==> flow/design.v <==
`timescale 1ns / 1ps
module apb_master(
    input pclk, presetn, pready, pslverr, 
    input [31:0] prdata,wdata,addr,
    input start,write,
    input [3:0] strb,
    input [2:0] prot,
    output reg psel,penable,pwrite,
    output reg [31:0] paddr,pwdata,
    output reg [3:0] pstrb,
    output reg [2:0] pprot,
    output reg done,error,
    output reg [31:0] rdata
    );
    parameter idle=2'b00,
              setup=2'b01,
              access=2'b10;
    reg [1:0] state, next;  
    always @(posedge pclk, negedge presetn) 
    begin
        if(!presetn) state<=idle;
        else state<=next;
    end 
    always @(*) begin
        case(state)
        idle: next = start?setup:idle;
        setup: next = access;
        access: next=pready?idle:access;
        default: next=idle;
    endcase    
    end 
    always @(posedge pclk,negedge presetn)
    begin
        if(!presetn) begin
        psel<=0;
        penable<=0;
        done<=0;
        error<=0;
        paddr <= 0;
        pwrite <= 0;
        pwdata <= 0;
        pstrb <= 0;
        pprot <= 0;
        rdata <= 0;
        end else begin
        case(state)
        idle: begin
            done<=0;
            error<=0;
            psel<=0;
            penable<=0;
        end
        setup: begin
            psel<=1;
            penable<=0;
            paddr<=addr;
            pwrite<=write;
            pwdata<=wdata;
            pstrb<=strb;
            pprot<=prot;
        end
        access: begin
            penable<=1;
            if(pready) begin
                done<=1;
                error<=pslverr;
                if(!write) rdata<=prdata;
            end
        end
    endcase
    end
    end      
endmodule
`timescale 1ns / 1ps
module apb_slave #(
    parameter base_addr = 32'h0000_0000
)(
    input         pclk,
    input         presetn,
    input         psel,
    input         penable,
    input         pwrite,
    input  [31:0] paddr,
    input  [31:0] pwdata,
    input  [3:0]  pstrb,
    input  [2:0]  pprot,
    output reg [31:0] prdata,
    output reg        pready,
    output reg        pslverr
);
    reg [31:0] regfile [0:3];
    wire [1:0] reg_sel    = paddr[3:2];
    wire       addr_valid = (paddr[31:4] == base_addr[31:4]);
    always @(posedge pclk or negedge presetn) begin
        if (!presetn) begin
            pready <= 0;
        end else begin
            pready <= (psel && penable);  
        end
    end
    always @(posedge pclk or negedge presetn) begin
        if (!presetn) begin
            pslverr <= 0;
        end else if (psel && penable) begin
            pslverr <= ~addr_valid;
        end else begin
            pslverr <= 0;
        end
    end
    always @(posedge pclk or negedge presetn) begin
        if (!presetn) begin
            regfile[0] <= 0;
            regfile[1] <= 0;
            regfile[2] <= 0;
            regfile[3] <= 0;
        end else if (psel && penable && pwrite && addr_valid) begin
            if (pstrb[0]) regfile[reg_sel][7:0]   <= pwdata[7:0];
            if (pstrb[1]) regfile[reg_sel][15:8]  <= pwdata[15:8];
            if (pstrb[2]) regfile[reg_sel][23:16] <= pwdata[23:16];
            if (pstrb[3]) regfile[reg_sel][31:24] <= pwdata[31:24];
        end
    end
    always @(posedge pclk or negedge presetn) begin
        if (!presetn) begin
            prdata <= 0;
        end else if (psel && penable && !pwrite && addr_valid) begin
            prdata <= regfile[reg_sel];
        end
    end
endmodule
`timescale 1ns / 1ps
module apb_top(
    input        pclk,
    input        presetn,
    input        start,
    input        write,
    input [31:0] addr,
    input [31:0] wdata,
    input [3:0]  strb,
    input [2:0]  prot,
    output [31:0] rdata,
    output        done,
    output        error
);
    wire        psel;
    wire        penable;
    wire        pwrite;
    wire [31:0] paddr;
    wire [31:0] pwdata;
    wire [3:0]  pstrb;
    wire [2:0]  pprot;
    wire [31:0] prdata_int;
    wire        pready_int;
    wire        pslverr_int;
    wire psel0 = psel && (paddr[31:12] == 20'h00000);   
    wire psel1 = psel && (paddr[31:12] == 20'h0001);   
    wire [31:0] prdata0;
    wire        pready0;
    wire        pslverr0;
    wire [31:0] prdata1;
    wire        pready1;
    wire        pslverr1;
    assign prdata_int = psel0 ? prdata0
                      : psel1 ? prdata1
                      : 32'h0000_0000;
    assign pready_int = psel0 ? pready0
                      : psel1 ? pready1
                      : penable;
    assign pslverr_int= psel0 ? pslverr0
                      : psel1 ? pslverr1
                      : 1'b1;
    apb_master master (
        .pclk    (pclk),
        .presetn (presetn),
        .start   (start),
        .write   (write),
        .addr    (addr),
        .wdata   (wdata),
        .strb    (strb),
        .prot    (prot),
        .psel    (psel),
        .penable (penable),
        .pwrite  (pwrite),
        .paddr   (paddr),
        .pwdata  (pwdata),
        .pstrb   (pstrb),
        .pprot   (pprot),
        .done    (done),
        .error   (error),
        .rdata   (rdata),
        .prdata  (prdata_int),
        .pready  (pready_int),
        .pslverr (pslverr_int)
    );
    apb_slave #(.base_addr(32'h0000_0000)) slave0 (
        .pclk    (pclk),
        .presetn (presetn),
        .psel    (psel0),
        .penable (penable),
        .pwrite  (pwrite),
        .paddr   (paddr),
        .pwdata  (pwdata),
        .pstrb   (pstrb),
        .pprot   (pprot),
        .prdata  (prdata0),
        .pready  (pready0),
        .pslverr (pslverr0)
    );
    apb_slave #(.base_addr(32'h0000_1000)) slave1 (
        .pclk    (pclk),
        .presetn (presetn),
        .psel    (psel1),
        .penable (penable),
        .pwrite  (pwrite),
        .paddr   (paddr),
        .pwdata  (pwdata),
        .pstrb   (pstrb),
        .pprot   (pprot),
        .prdata  (prdata1),
        .pready  (pready1),
        .pslverr (pslverr1)
    );
endmodule
# Step by step through the tools: apb_top
# What the tools print for apb_top, step after step.
# Lines are those of the file above, counted from 1.
# Operators: Yosys type, input widths -> output width; for muxes data width and select width s.
# Library cell names are shortened.
setup:
  design: "apb_top"
  clock_port: "pclk"
  lib: "sky130hd"
  lib_corner: "tt_025C_1v80"

# Elaborated design
# Yosys after proc, flatten, opt, wreduce and memory -nomap, before mapping. Print and check cells are not counted.
bits:
  inputBits: 75
  output_inout_bits: 34
  reg_bits: 431
  word_cells: 133
classes:
  n_mux: 19
  bitwise: 3
  n_reduce_logical: 55
  eq_ne: 8
op_table:
  columns: ["op", "count"]
  rows:
  - ["$pmux 32 s4", 2]
  - ["$reduce_and 3->1", 33]
  - ["$mux 32", 2]
  - ["$eq 28x9->1 const B", 1]
  - ["$logic_not 28->1", 1]
  - ["$eq 20x1->1 const B", 1]
  - ["$logic_not 20->1", 1]
  - ["$logic_and 1x1->1", 12]
  - ["$mux 1", 9]
  - ["$pmux 1 s2", 4]
  - ["$eq 2x2->1 const B", 3]
  - ["$reduce_bool 2->1", 3]
  - ["$pmux 2 s3", 1]
  - ["$eq 2x1->1 const B", 2]
  - ["$logic_not 2->1", 2]
  - ["$not 1->1", 3]
  - ["$ne 2x2->1 const B", 1]
  - ["$reduce_and 2->1", 1]
  - ["$reduce_or 2->1", 1]
  - ["$mux 2", 1]
  - ["$logic_not 1->1", 1]

# Longest topological paths
# Longest topological path by Yosys (ltp), each cell counted once; first at word level (registers and memories cut), then after technology mapping (sequential cells cut; the memories' decode and read muxes count).
depth:
  word_depth: 6
  ABC_AREA: 1
  depth_mapped: 12
  depth_no_buf: 11

# Synthesis result
# Source: synth_stat.txt of the flow (Yosys; design flattened, memories mapped). It holds for the ABC_AREA given above (unset counts as 0); a run with the other value may have another netlist.
# The area totals of this step are shown rounded.
mapped:
  area_um2: 18000
  mapped_cells: 1953
  ff_cells: 430
  n_buf: 82
types:
  columns: ["type", "count"]
  rows:
  - ["dfrtp_1", 429]
  - ["nand2_1", 835]
  - ["o21ai_0", 200]
  - ["a221oi_1", 50]
  - ["inv_1", 77]
  - ["o21ai_1", 55]
  - ["a22o_1", 31]
  - ["a22oi_1", 32]
  - ["nand2_4", 20]
  - ["clkbuf_1", 59]
  - ["o21ai_2", 25]
  - ["buf_6", 17]
  - ["nor2_1", 41]
  - ["nor2_4", 11]
  - ["nand3_1", 23]
  - ["a21oi_1", 15]
  - ["nand4_1", 5]
  - ["dfstp_2", 1]
# Other cell types: 15; their cells: 27.

# Path before layout
# Source: OpenSTA report_checks on the synthesized netlist (no wires, ideal clock, input and output delay 20% of the period each), path of least setup slack; recovery checks are left aside. Register names are those of the netlist, which keeps one name where synthesis merged equal registers.
synth_timing:
  path_type: "reg-to-reg"
  from: "reg master.paddr[7]"
  to: "reg slave1.regfile[1][21]"
  required_ps: 3881
  setup_time_ps: 119
  path_delay_ps: 1985
  stages: 11
  tclk_ps: 4000
  path_buffers: 2
  launch_ps: 0
  slack_ps: 2014
  arrival_time_ps: 1866
  synth_period_reached_ps: 1986
# "path_delay_ps" is the arrival time less input delay plus setup time.
# "stages" counts driving pins, that of a launching flip-flop among them; a cell with two outputs on the path counts twice.
# "synth_period_reached_ps" = period - worst setup slack (recovery checks aside). The figure is calculated, with input and output delays left at 20% of the set period.
# The rows between start and end are the longest chain of elaborated cells between them; the timing report does not say that the signal goes this way. Where chains are equally long, one stands for them.
# A line is the first line of the expression or statement that the cell stems from. Yosys adds cells for indexed reads and writes and turns some case tables into memories.
synth_between:
  path_cell_list: "dfrtp_1 inv_1 nand3_1 nor3_1 nand3_2 nor3_4 buf_12 nand2_4 buf_6 nand2_1 o21ai_2"
  elab_chain_len: 3
  cells_between: 3
  cone_classes: "eq/ne: 1; reduce/logical: 2"
synth_lines:
  columns: ["element", "line", "source"]
  rows:
  - ["start: declaration", 9, "output reg [31:0] paddr,pwdata,"]
  - ["start: assignment", 39, "paddr <= 0;"]
  - ["start: assignment", 56, "paddr<=addr;"]
  - ["$eq 28x9->1", 93, "wire       addr_valid = (paddr[31:4] == base_addr[31:4]);"]
  - ["$logic_and 1x1->1", 116, "end else if (psel && penable && pwrite && addr_valid) begin"]
  - ["$reduce_and 3->1", null, null]
  - ["end: assignment", 113, "regfile[1] <= 0;"]
  - ["end: assignment", 119, "if (pstrb[2]) regfile[reg_sel][23:16] <= pwdata[23:16];"]
  - ["end: declaration", 91, "reg [31:0] regfile [0:3];"]

# Path in the finished layout
# Path of least setup slack in the final report of run A (OpenROAD, finished layout, wires in). Where an end is a register, its clock arrival counts in the times.
# The path's times are printed in steps of 10 ps; the period is the one set.
layout_timing:
  path_type: "reg-to-reg"
  from: "reg master.paddr[28]"
  to: "reg slave1.regfile[0][22]"
  stages: 10
  slack_ps: 1750
  launch_ps: 570
  required_ps: 5500
  setup_time_ps: 100
  path_buffers: 0
  arrival_time_ps: 3760
  tclk_ps: 5040
# The rows between start and end are the longest chain of elaborated cells between them; the timing report does not say that the signal goes this way. Where chains are equally long, one stands for them.
layout_between:
  path_cell_list: "dfrtp_1 inv_1 nand2_1 nor2_1 nand2_2 nor2_4 nand2_2 nor3_4 nand2_1 o21ai_0"
  elab_chain_len: 6
  cells_between: 7
  cone_classes: "eq/ne: 2; reduce/logical: 5"
layout_lines:
  columns: ["element", "line", "source"]
  rows:
  - ["start: declaration", 9, "output reg [31:0] paddr,pwdata,"]
  - ["start: assignment", 39, "paddr <= 0;"]
  - ["start: assignment", 56, "paddr<=addr;"]
  - ["$eq 20x1->1", 156, "wire psel1 = psel && (paddr[31:12] == 20'h0001);"]
  - ["$logic_and 1x1->1", 156, null]
  - ["$logic_and 1x1->1 (3 in a row)", 116, "end else if (psel && penable && pwrite && addr_valid) begin"]
  - ["$reduce_and 3->1", null, null]
  - ["end: assignment", 112, "regfile[0] <= 0;"]
  - ["end: assignment", 119, "if (pstrb[2]) regfile[reg_sel][23:16] <= pwdata[23:16];"]
  - ["end: declaration", 91, "reg [31:0] regfile [0:3];"]

Subject: apb_top on sky130hd, stored results

Hello all,

Flow measurements of apb_top on sky130hd: 4 stored runs with different settings, listed in no order. Input and output delays are each 20% of the period that was set; the output load is 0.01 pF.
By "timing.achieved_period_ps" is meant the clock period of the run minus its worst setup slack. This is arithmetic on one report: input and output delays are still those of the set period (20% each).
"design_power_uw": no workload was simulated; the value follows from the tool's default switching activity.
The results are shown rounded.

--- run A ---
==> flow/run.sh <==
#!/bin/bash
# the make line also repeats the synthesis and layout settings of config.mk as NAME=value (left out here)
make -C /OpenROAD-flow-scripts/flow DESIGN_CONFIG=/design/flow/config.mk WORK_HOME=/design/flow/orfs CLKGATE_MAP_FILE= finish
==> flow/config.mk <==
export PLATFORM = sky130hd
export DESIGN_NAME = apb_top
export DESIGN_NICKNAME = apb_top
export VERILOG_FILES = /design/flow/design.v
export SDC_FILE = /design/flow/constraint.sdc
export NUM_CORES = 4
export LEC_CHECK = 0
export ABC_AREA = 1
export CAP_MARGIN = 0
export CELL_PAD_IN_SITES_DETAIL_PLACEMENT = 1
export CORE_ASPECT_RATIO = 1.01
export CORE_MARGIN = 4
export CORE_UTILIZATION = 16
export CTS_CLUSTER_DIAMETER = 173
export CTS_CLUSTER_SIZE = 12
export GPL_ROUTABILITY_DRIVEN = 1
export HOLD_SLACK_MARGIN = 0.29
export MAX_ROUTING_LAYER = met4
export MIN_ROUTING_LAYER = met1
export PLACE_DENSITY_LB_ADDON = 0.29
export SETUP_SLACK_MARGIN = 0.43
export SLEW_MARGIN = 30
export TNS_END_PERCENT = 15
==> flow/constraint.sdc <==
create_clock -name core_clock -period 5.04 [get_ports {pclk}]
set_input_delay 1.0080 -clock core_clock [delete_from_list [all_inputs] [get_ports {pclk}]]
set_output_delay 1.0080 -clock core_clock [all_outputs]
set_load 0.01 [all_outputs]

==> results, as YAML <==
results:
  timing.achieved_period_ps: 3293
  design_power_uw: 8340
  die_um2: 118000
  synth_area_um2: 18000
  post_route_stdcell_area_um2: 21700
  final_setup_ws_ps: 1750
  setupTns_ps: 0

--- run B ---
==> flow/run.sh <==
#!/bin/bash
# the make line also repeats the synthesis and layout settings of config.mk as NAME=value (left out here)
make -C /OpenROAD-flow-scripts/flow DESIGN_CONFIG=/design/flow/config.mk WORK_HOME=/design/flow/orfs CLKGATE_MAP_FILE= finish
==> flow/config.mk <==
export PLATFORM = sky130hd
export DESIGN_NAME = apb_top
export DESIGN_NICKNAME = apb_top
export VERILOG_FILES = /design/flow/design.v
export SDC_FILE = /design/flow/constraint.sdc
export NUM_CORES = 4
export LEC_CHECK = 0
export CAP_MARGIN = 20
export CORE_MARGIN = 2
export CORE_UTILIZATION = 40
export SLEW_MARGIN = 20
==> flow/constraint.sdc <==
create_clock -name core_clock -period 3.0 [get_ports {pclk}]
set_input_delay 0.6000 -clock core_clock [delete_from_list [all_inputs] [get_ports {pclk}]]
set_output_delay 0.6000 -clock core_clock [all_outputs]
set_load 0.01 [all_outputs]

==> results, as YAML <==
results:
  timing.achieved_period_ps: 2451
  design_power_uw: 15100
  die_um2: 48800
  synth_area_um2: 18800
  post_route_stdcell_area_um2: 22500
  final_setup_ws_ps: 549
  setupTns_ps: 0

--- run C ---
==> flow/run.sh <==
#!/bin/bash
# the make line also repeats the synthesis and layout settings of config.mk as NAME=value (left out here)
make -C /OpenROAD-flow-scripts/flow DESIGN_CONFIG=/design/flow/config.mk WORK_HOME=/design/flow/orfs CLKGATE_MAP_FILE= finish
==> flow/config.mk <==
export PLATFORM = sky130hd
export DESIGN_NAME = apb_top
export DESIGN_NICKNAME = apb_top
export VERILOG_FILES = /design/flow/design.v
export SDC_FILE = /design/flow/constraint.sdc
export NUM_CORES = 4
export LEC_CHECK = 0
export CAP_MARGIN = 20
export CORE_MARGIN = 2
export CORE_UTILIZATION = 40
export SETUP_SLACK_MARGIN = -0.28
export SLEW_MARGIN = 20
==> flow/constraint.sdc <==
create_clock -name core_clock -period 3.0 [get_ports {pclk}]
set_input_delay 0.6000 -clock core_clock [delete_from_list [all_inputs] [get_ports {pclk}]]
set_output_delay 0.6000 -clock core_clock [all_outputs]
set_load 0.01 [all_outputs]

==> results, as YAML <==
results:
  timing.achieved_period_ps: 2451
  design_power_uw: 15100
  die_um2: 48800
  synth_area_um2: 18800
  post_route_stdcell_area_um2: 22500
  final_setup_ws_ps: 549
  setupTns_ps: 0

--- run D ---
==> flow/run.sh <==
#!/bin/bash
# the make line also repeats the synthesis and layout settings of config.mk as NAME=value (left out here)
make -C /OpenROAD-flow-scripts/flow DESIGN_CONFIG=/design/flow/config.mk WORK_HOME=/design/flow/orfs CLKGATE_MAP_FILE= finish
==> flow/config.mk <==
export PLATFORM = sky130hd
export DESIGN_NAME = apb_top
export DESIGN_NICKNAME = apb_top
export VERILOG_FILES = /design/flow/design.v
export SDC_FILE = /design/flow/constraint.sdc
export NUM_CORES = 4
export LEC_CHECK = 0
export CAP_MARGIN = 20
export CORE_MARGIN = 2
export CORE_UTILIZATION = 40
export SLEW_MARGIN = 20
==> flow/constraint.sdc <==
create_clock -name core_clock -period 4.0 [get_ports {pclk}]
set_input_delay 0.8000 -clock core_clock [delete_from_list [all_inputs] [get_ports {pclk}]]
set_output_delay 0.8000 -clock core_clock [all_outputs]
set_load 0.01 [all_outputs]

==> results, as YAML <==
results:
  timing.achieved_period_ps: 2951
  design_power_uw: 11300
  die_um2: 48800
  synth_area_um2: 18800
  post_route_stdcell_area_um2: 22100
  final_setup_ws_ps: 1050
  setupTns_ps: 0

Thanks
